==> flow/design.v <==
module alu_top (
    input clk,
    input [15:0] a,
    input [15:0] b,
    input [5:0] alufn,
    input fail,
    output reg z,
    output reg v,
    output reg n,
    output reg [15:0] out
  );
  reg [15:0] a_q;
  reg [15:0] b_q;
  reg [5:0] alufn_q;
  reg fail_q;
  wire alu_z;
  wire alu_v;
  wire alu_n;
  wire [15:0] alu_out;
  alu_13 alu (
    .a(a_q),
    .b(b_q),
    .alufn(alufn_q),
    .fail(fail_q),
    .z(alu_z),
    .v(alu_v),
    .n(alu_n),
    .out(alu_out)
  );
  always @(posedge clk) begin
    a_q <= a;
    b_q <= b;
    alufn_q <= alufn;
    fail_q <= fail;
    z <= alu_z;
    v <= alu_v;
    n <= alu_n;
    out <= alu_out;
  end
endmodule

module adder16_15 (
    input [5:0] alufn,
    input [15:0] a,
    input [15:0] b,
    output reg z,
    output reg v,
    output reg n,
    output reg [15:0] addOUT
  );
  reg [15:0] out;
  always @* begin
    out = $signed(a) + $signed(b ^ {5'h10{alufn[0+0-:1]}}) + alufn[0+0-:1];
    addOUT = out;
    z = (~|out);
    v = (a[15+0-:1] & (b[15+0-:1] ^ alufn[0+0-:1]) & ~out[15+0-:1]) | (~a[15+0-:1] & ~(b[15+0-:1] ^ alufn[0+0-:1]) & out[15+0-:1]);
    n = out[15+0-:1];
  end
endmodule
module bool16_16 (
    input [5:0] alufn,
    input [15:0] a,
    input [15:0] b,
    output reg [15:0] boolOUT
  );
  always @* begin
    case (alufn[0+3-:4])
      4'h6: begin
        boolOUT = a ^ b;
      end
      4'h8: begin
        boolOUT = a & b;
      end
      4'ha: begin
        boolOUT = a;
      end
      4'he: begin
        boolOUT = a | b;
      end
      default: begin
        boolOUT = 1'h0;
      end
    endcase
  end
endmodule
module shift16_17 (
    input [5:0] alufn,
    input [15:0] a,
    input [15:0] b,
    output reg [15:0] shiftOUT
  );
  always @* begin
    case (alufn[0+1-:2])
      2'h0: begin
        shiftOUT = a << b;
      end
      2'h1: begin
        shiftOUT = a >> b;
      end
      2'h3: begin
        shiftOUT = $signed(a) >>> $signed(b);
      end
      default: begin
        shiftOUT = a;
      end
    endcase
  end
endmodule
module cmp16_18 (
    input [5:0] alufn,
    input z,
    input v,
    input n,
    output reg [15:0] compOUT
  );
  always @* begin
    case (alufn[1+1-:2])
      2'h1: begin
        compOUT = {15'h0000, z};
      end
      2'h2: begin
        compOUT = {15'h0000, v ^ n};
      end
      2'h3: begin
        compOUT = {15'h0000, z | (v ^ n)};
      end
      default: begin
        compOUT = 1'h0;
      end
    endcase
  end
endmodule
module muldiv16_19 (
    input [5:0] alufn,
    input [15:0] a,
    input [15:0] b,
    output reg z,
    output reg v,
    output reg n,
    output reg [15:0] muldivOUT
  );
  reg [31:0] out;
  always @* begin
    case (alufn[1+1-:2])
      2'h1: begin
        out = $signed(a) * $signed(b);
        z = (~|(out[0+15-:16]));
        if (a != 1'h0 && $signed(out[0+15-:16]) / $signed(a) != $signed(b)) begin
          v = 1'h1;
        end else begin
          v = 1'h0;
        end
        n = a[15+0-:1] ^ b[15+0-:1];
      end
      2'h2: begin
        if (b == 1'h0) begin
          out = 1'h0;
          z = 1'h0;
          v = 1'h0;
          n = 1'h0;
        end else begin
          out = $signed(a) / $signed(b);
          z = (~|(out[0+15-:16]));
          n = a[15+0-:1] ^ b[15+0-:1];
          v = 1'h0;
        end
      end
      2'h3: begin
        if (b == 1'h0) begin
          out = 1'h0;
          z = 1'h0;
          v = 1'h0;
          n = 1'h0;
        end else begin
          out = a - (a / b * b);
          z = (~|(out[0+15-:16]));
          n = out[15+0-:1];
          v = 1'h0;
        end
      end
      default: begin
        out = 1'h0;
        z = 1'h0;
        v = 1'h0;
        n = 1'h0;
      end
    endcase
    muldivOUT = out[0+15-:16];
  end
endmodule
module alu_13 (
    input [15:0] a,
    input [15:0] b,
    input [5:0] alufn,
    input fail,
    output reg z,
    output reg v,
    output reg n,
    output reg [15:0] out
  );
  wire [1-1:0] M_adder16_z;
  wire [1-1:0] M_adder16_v;
  wire [1-1:0] M_adder16_n;
  wire [16-1:0] M_adder16_addOUT;
  reg [6-1:0] M_adder16_alufn;
  reg [16-1:0] M_adder16_a;
  reg [16-1:0] M_adder16_b;
  adder16_15 adder16 (
    .alufn(M_adder16_alufn),
    .a(M_adder16_a),
    .b(M_adder16_b),
    .z(M_adder16_z),
    .v(M_adder16_v),
    .n(M_adder16_n),
    .addOUT(M_adder16_addOUT)
  );
  wire [16-1:0] M_bool16_boolOUT;
  reg [6-1:0] M_bool16_alufn;
  reg [16-1:0] M_bool16_a;
  reg [16-1:0] M_bool16_b;
  bool16_16 bool16 (
    .alufn(M_bool16_alufn),
    .a(M_bool16_a),
    .b(M_bool16_b),
    .boolOUT(M_bool16_boolOUT)
  );
  wire [16-1:0] M_shift16_shiftOUT;
  reg [6-1:0] M_shift16_alufn;
  reg [16-1:0] M_shift16_a;
  reg [16-1:0] M_shift16_b;
  shift16_17 shift16 (
    .alufn(M_shift16_alufn),
    .a(M_shift16_a),
    .b(M_shift16_b),
    .shiftOUT(M_shift16_shiftOUT)
  );
  wire [16-1:0] M_cmp16_compOUT;
  reg [6-1:0] M_cmp16_alufn;
  reg [1-1:0] M_cmp16_z;
  reg [1-1:0] M_cmp16_v;
  reg [1-1:0] M_cmp16_n;
  cmp16_18 cmp16 (
    .alufn(M_cmp16_alufn),
    .z(M_cmp16_z),
    .v(M_cmp16_v),
    .n(M_cmp16_n),
    .compOUT(M_cmp16_compOUT)
  );
  wire [1-1:0] M_muldiv16_z;
  wire [1-1:0] M_muldiv16_v;
  wire [1-1:0] M_muldiv16_n;
  wire [16-1:0] M_muldiv16_muldivOUT;
  reg [6-1:0] M_muldiv16_alufn;
  reg [16-1:0] M_muldiv16_a;
  reg [16-1:0] M_muldiv16_b;
  muldiv16_19 muldiv16 (
    .alufn(M_muldiv16_alufn),
    .a(M_muldiv16_a),
    .b(M_muldiv16_b),
    .z(M_muldiv16_z),
    .v(M_muldiv16_v),
    .n(M_muldiv16_n),
    .muldivOUT(M_muldiv16_muldivOUT)
  );
  reg [15:0] outT;
  always @* begin
    M_adder16_alufn = alufn;
    M_adder16_a = a;
    M_adder16_b = b;
    z = M_adder16_z;
    v = M_adder16_v;
    n = M_adder16_n;
    M_bool16_alufn = alufn;
    M_bool16_a = a;
    M_bool16_b = b;
    M_shift16_alufn = alufn;
    M_shift16_a = a;
    M_shift16_b = b;
    M_cmp16_alufn = alufn;
    M_cmp16_z = M_adder16_z;
    M_cmp16_v = M_adder16_v;
    M_cmp16_n = M_adder16_n;
    M_muldiv16_alufn = alufn;
    M_muldiv16_a = a;
    M_muldiv16_b = b;
    case (alufn[4+1-:2])
      2'h0: begin
        if (alufn[1+1-:2] == 2'h0) begin
          outT = M_adder16_addOUT;
        end else begin
          outT = M_muldiv16_muldivOUT;
          z = M_muldiv16_z;
          v = M_muldiv16_v;
          n = M_muldiv16_n;
        end
      end
      2'h1: begin
        outT = M_bool16_boolOUT;
      end
      2'h2: begin
        outT = M_shift16_shiftOUT;
      end
      2'h3: begin
        outT = M_cmp16_compOUT;
      end
    endcase
    out = outT ^ fail;
  end
endmodule
* Tool chain data of alu_top
The steps from the RTL of alu_top to its reports follow in flow order.
Line numbers count from 1 in the design file above.
Library cell names are shortened.
A cell with n/a has no value.
- Design top :: alu_top
- Clock port :: clk
- Library :: sky130hd
- Library corner :: tt_025C_1v80

* Elaborated design
Source: Yosys, flattened and elaborated, memories not mapped. Widths are those after wreduce; folded enables and synchronous resets count as part of the registers. Registers that Yosys merges into a memory's read port (data or address) are not register bits. Print and check cells do not count.
- Bits in registers :: 58
- $add $sub $neg :: 3
- Multiply operators :: 2
- Divide/modulo/power cells :: 3
- Equal/unequal tests :: 13
- Shift-type cells :: 3
- Mux-type cells :: 22
- Bitwise gates (word level) :: 17
- Reduce/logical cells :: 15
** Operators with widths (number)
- 32-bit by 32-bit divider with 32-bit output :: 1
- 16-bit by 16-bit divider with 32-bit output :: 1
- 32-bit by 16-bit multiplier with 16-bit output :: 1
- 16-bit by 16-bit divider with 16-bit output :: 1
- 16-bit by 16-bit multiplier with 16-bit output :: 1
- 16-bit case mux with 4-bit select :: 2
- 16-bit case mux with 3-bit select :: 2
- 16-bit OR reduction :: 4
- 16-bit 2-to-1 mux :: 3
- 16-bit XOR :: 2
- 16-bit by 1-bit adder with 16-bit output :: 1
- 16-bit by 1-bit XOR with 16-bit output :: 1
- 16-bit adder :: 1
- 16-bit subtractor :: 1
- 16-bit inequality test :: 1
- 16-bit AND :: 1
- 16-bit OR :: 1
- 16-bit by 16-bit << shifter with 16-bit output :: 1
- 16-bit by 16-bit right shift with 16-bit output :: 1
- 16-bit by 16-bit >>> shifter with 16-bit output :: 1
- 16-bit zero test :: 1
- 16-bit nonzero test :: 1
- 4-bit equality test (second input constant) :: 3
- 2-bit equality test (second input constant) :: 5
- 1-bit case mux with 3-bit select :: 3
- 1-bit 2-to-1 mux :: 9
- 2-bit by 1-bit equality test with 1-bit output (second input constant) :: 3
- 2-bit zero test :: 3
Other operator kinds: 9; their cells: 22.

* Logic depth
Depth = most cells in a row (Yosys ltp): at word level without a register or memory, in the mapped netlist without a sequential cell, where the memories' decode and read muxes count.
- Depth after elaboration :: 11
- ABC_AREA :: 1
- Gate-level depth with buffers :: 679

* Netlist
The flow's flattened synthesis, as Yosys stat reports it; memories are mapped. The netlist is that of the ABC_AREA named above (0 if unset); the other value can give another one.
Totals and module areas in this step are rounded.
** Cells by type (number)
- ha_1 :: 703
- nand2_1 :: 1792
- inv_1 :: 1157
- fa_1 :: 177
- xor2_1 :: 276
- a21oi_1 :: 415
- xnor2_1 :: 185
- nor2_1 :: 395
- o21ai_0 :: 288
- nand3_1 :: 269
- dfxtp_1 :: 58
- or2_2 :: 88
- o21bai_1 :: 64
- o21ai_1 :: 75
- nor3_1 :: 59
- clkbuf_1 :: 76
- o211ai_1 :: 38
- o2111ai_1 :: 32
Not listed: further types 66, cells in them 607.
- Standard cells after synthesis :: 6754
- Cell area after synthesis :: 42000 um2
- Sequential area :: 1200 um2
- Mapped flip-flops :: 58
- Buffer cells :: 183

* Path before layout
Source: OpenSTA report_checks on the synthesized netlist (no wires, ideal clock, input and output delay 20% of the period each), path of least setup slack; recovery checks are left aside. Register names are those of the netlist, which keeps one name where synthesis merged equal registers.
- Kind :: reg-to-reg
- Start :: reg alufn_q[1]
- End :: reg out[15]
- Clock period :: 80.0 ns
- Setup time :: 0.115 ns
- Data arrival time :: 79.252 ns
- Setup slack :: 0.633 ns
- Path delay :: 79.367 ns
- Driving pins on the path :: 623
- Synthesis period reached :: 79.367 ns
"path delay" is the arrival time less input delay plus setup time.
"driving pins on the path": output pins that drive a net of the path, with the launching flip-flop's if there is one; two outputs of one cell count as two.
"synthesis period reached" = period - worst setup slack (recovery checks aside). The figure is calculated, with input and output delays left at 20% of the set period.
- Path through :: dfxtp_1 > buf_6 > inv_4 > nor2_4 > nand2_4 > buf_6 > clkbuf_1 > clkbuf_1 > o21ai_0 > ha_1 > nor2_1 > xor2_1 > nand2_1 > inv_1 > nand4_1 > nor2_1 > nand2_1 > nor2_1 > [587 not listed] > ha_1 > a21oi_1 > o21bai_1 > a21oi_1 > inv_1 > a21oi_1 > nand3b_1 > nand2_1 > nand2_1 > nand2_1 > nand2_1 > nand2_1 > nand2_1 > nand3b_1 > nand3_1 > nand2_1 > nand2_1 > nand2_1
- Elaborated cells on any way between the ends :: 17
- Those cells by class :: 9 x eq/ne; 5 x mux; 1 x logic; 2 x reduce/logical
** RTL lines, path after synthesis
- start, declared :: line 14 : reg [5:0] alufn_q;
- start, assigned :: line 33 : alufn_q <= alufn;
- end, assigned :: line 38 : out <= alu_out;
- end, declared :: line 10 : output reg [15:0] out
Chain of elaborated cells between the ends: none given.

* Worst path after layout
From the final timing report of flow run A: the path of least setup slack in the routed layout; clock arrival at registers is part of the times.
- Kind :: reg-to-reg
- Start :: reg alufn_q[5]
- End :: reg n
- Clock period :: 47.4 ns
- Setup time :: 0.09 ns
- Data arrival time :: 82.87 ns
- Setup slack :: -35.23 ns
- Driving pins on the path :: 611
- Path through :: dfxtp_4 > nor2_4 > nand2_4 > buf_8 > clkbuf_16 > clkbuf_16 > o21ai_4 > ha_4 > nand3_4 > nor2_4 > nand3_2 > nand2_4 > nand2_2 > nand2_2 > nand2_4 > nor2_4 > nand3_4 > nor2_4 > [575 not listed] > inv_2 > fa_1 > inv_2 > ha_4 > inv_4 > o21bai_4 > a21oi_2 > inv_1 > a21oi_2 > nand3b_1 > nand2_1 > nand2_2 > nand2_2 > nand2_2 > nand3_1 > nand3b_1 > nand3_2 > a22oi_2
- Elaborated cells on any way between the ends :: 6
- Source lines of those cells :: 1
- Those cells by class :: 3 x eq/ne; 1 x mux; 2 x reduce/logical
** RTL lines, path after layout
- start, declared :: line 14 : reg [5:0] alufn_q;
- start, assigned :: line 33 : alufn_q <= alufn;
- end, assigned :: line 37 : n <= alu_n;
- end, declared :: line 9 : output reg n,
Chain of elaborated cells between the ends: none given.

FLOW RESULTS
============

Measured results for alu_top: 4 stored runs of the Yosys and OpenROAD flow on sky130hd. The settings differ; the order carries no meaning. The constraints put input and output delay at 20% of the set period each and load the outputs with 0.01 pF.
Measured values are rounded.

* Flow run A
** Files
==> flow/run.sh <==
#!/bin/bash
# the make line also repeats the synthesis and layout settings of config.mk as NAME=value (left out here)
make -C /OpenROAD-flow-scripts/flow DESIGN_CONFIG=/design/flow/config.mk WORK_HOME=/design/flow/orfs CLKGATE_MAP_FILE= finish
==> flow/config.mk <==
export PLATFORM = sky130hd
export DESIGN_NAME = alu_top
export DESIGN_NICKNAME = alu_top
export VERILOG_FILES = /design/flow/design.v
export SDC_FILE = /design/flow/constraint.sdc
export NUM_CORES = 4
export LEC_CHECK = 0
export ABC_AREA = 1
export CAP_MARGIN = 25
export CELL_PAD_IN_SITES_DETAIL_PLACEMENT = 2
export CELL_PAD_IN_SITES_GLOBAL_PLACEMENT = 3
export CORE_ASPECT_RATIO = 1.89
export CORE_MARGIN = 9
export CORE_UTILIZATION = 27
export CTS_CLUSTER_DIAMETER = 395
export CTS_CLUSTER_SIZE = 45
export GPL_ROUTABILITY_DRIVEN = 0
export GPL_TIMING_DRIVEN = 0
export HOLD_SLACK_MARGIN = 0.01
export MAX_ROUTING_LAYER = met5
export PLACE_DENSITY_LB_ADDON = 0.16
export SETUP_SLACK_MARGIN = 5.0
export SLEW_MARGIN = 35
==> flow/constraint.sdc <==
create_clock -name core_clock -period 47.4 [get_ports {clk}]
set_input_delay 9.4800 -clock core_clock [delete_from_list [all_inputs] [get_ports {clk}]]
set_output_delay 9.4800 -clock core_clock [all_outputs]
set_load 0.01 [all_outputs]
** Results
- Synthesis area :: 42000 um2
- Full die area :: 170000 um2
- Area of the standard cells in the finished layout :: 65000 um2
- Post-route utilization :: 42%
- Smallest setup slack :: -35 ns
- Setup TNS :: -640 ns
- Worst hold slack in the final report :: 0.43 ns

* Flow run B
** Files
==> flow/run.sh <==
#!/bin/bash
# the make line also repeats the synthesis and layout settings of config.mk as NAME=value (left out here)
make -C /OpenROAD-flow-scripts/flow DESIGN_CONFIG=/design/flow/config.mk WORK_HOME=/design/flow/orfs CLKGATE_MAP_FILE= finish
==> flow/config.mk <==
export PLATFORM = sky130hd
export DESIGN_NAME = alu_top
export DESIGN_NICKNAME = alu_top
export VERILOG_FILES = /design/flow/design.v
export SDC_FILE = /design/flow/constraint.sdc
export NUM_CORES = 4
export LEC_CHECK = 0
export ABC_AREA = 1
export CAP_MARGIN = 25
export CELL_PAD_IN_SITES_DETAIL_PLACEMENT = 2
export CELL_PAD_IN_SITES_GLOBAL_PLACEMENT = 3
export CORE_ASPECT_RATIO = 1.89
export CORE_MARGIN = 2
export CORE_UTILIZATION = 27
export CTS_CLUSTER_DIAMETER = 395
export CTS_CLUSTER_SIZE = 45
export GPL_ROUTABILITY_DRIVEN = 0
export HOLD_SLACK_MARGIN = 0.01
export MAX_ROUTING_LAYER = met5
export PLACE_DENSITY_LB_ADDON = 0.16
export SLEW_MARGIN = 35
==> flow/constraint.sdc <==
create_clock -name core_clock -period 47.4 [get_ports {clk}]
set_input_delay 9.4800 -clock core_clock [delete_from_list [all_inputs] [get_ports {clk}]]
set_output_delay 9.4800 -clock core_clock [all_outputs]
set_load 0.01 [all_outputs]
** Results
No final report: routing broke off with GRT-0116.

* Flow run C
** Files
==> flow/run.sh <==
#!/bin/bash
# the make line also repeats the synthesis and layout settings of config.mk as NAME=value (left out here)
make -C /OpenROAD-flow-scripts/flow DESIGN_CONFIG=/design/flow/config.mk WORK_HOME=/design/flow/orfs CLKGATE_MAP_FILE= finish
==> flow/config.mk <==
export PLATFORM = sky130hd
export DESIGN_NAME = alu_top
export DESIGN_NICKNAME = alu_top
export VERILOG_FILES = /design/flow/design.v
export SDC_FILE = /design/flow/constraint.sdc
export NUM_CORES = 4
export LEC_CHECK = 0
export CAP_MARGIN = 20
export CORE_MARGIN = 2
export CORE_UTILIZATION = 23
export SLEW_MARGIN = 20
==> flow/constraint.sdc <==
create_clock -name core_clock -period 77.8 [get_ports {clk}]
set_input_delay 15.5600 -clock core_clock [delete_from_list [all_inputs] [get_ports {clk}]]
set_output_delay 15.5600 -clock core_clock [all_outputs]
set_load 0.01 [all_outputs]
** Results
- Synthesis area :: 43000 um2
- Full die area :: 190000 um2
- Area of the standard cells in the finished layout :: 51000 um2
- Post-route utilization :: 27%
- Smallest setup slack :: 3.4 ns
- Setup TNS :: 0.000 ns
- Worst hold slack in the final report :: 0.80 ns

* Flow run D
** Files
==> flow/run.sh <==
#!/bin/bash
# the make line also repeats the synthesis and layout settings of config.mk as NAME=value (left out here)
make -C /OpenROAD-flow-scripts/flow DESIGN_CONFIG=/design/flow/config.mk WORK_HOME=/design/flow/orfs CLKGATE_MAP_FILE= finish
==> flow/config.mk <==
export PLATFORM = sky130hd
export DESIGN_NAME = alu_top
export DESIGN_NICKNAME = alu_top
export VERILOG_FILES = /design/flow/design.v
export SDC_FILE = /design/flow/constraint.sdc
export NUM_CORES = 4
export LEC_CHECK = 0
export ABC_AREA = 1
export CAP_MARGIN = 20
export CELL_PAD_IN_SITES_GLOBAL_PLACEMENT = 2
export CORE_ASPECT_RATIO = 0.6
export CORE_MARGIN = 2
export CORE_UTILIZATION = 65
export CTS_CLUSTER_SIZE = 98
export GPL_TIMING_DRIVEN = 0
export MAX_ROUTING_LAYER = met4
export MIN_ROUTING_LAYER = met2
export SLEW_MARGIN = 15
export TNS_END_PERCENT = 25
==> flow/constraint.sdc <==
create_clock -name core_clock -period 80.0 [get_ports {clk}]
set_input_delay 16.0000 -clock core_clock [delete_from_list [all_inputs] [get_ports {clk}]]
set_output_delay 16.0000 -clock core_clock [all_outputs]
set_load 0.01 [all_outputs]
** Results
No final report: placement broke off with GPL-0301.
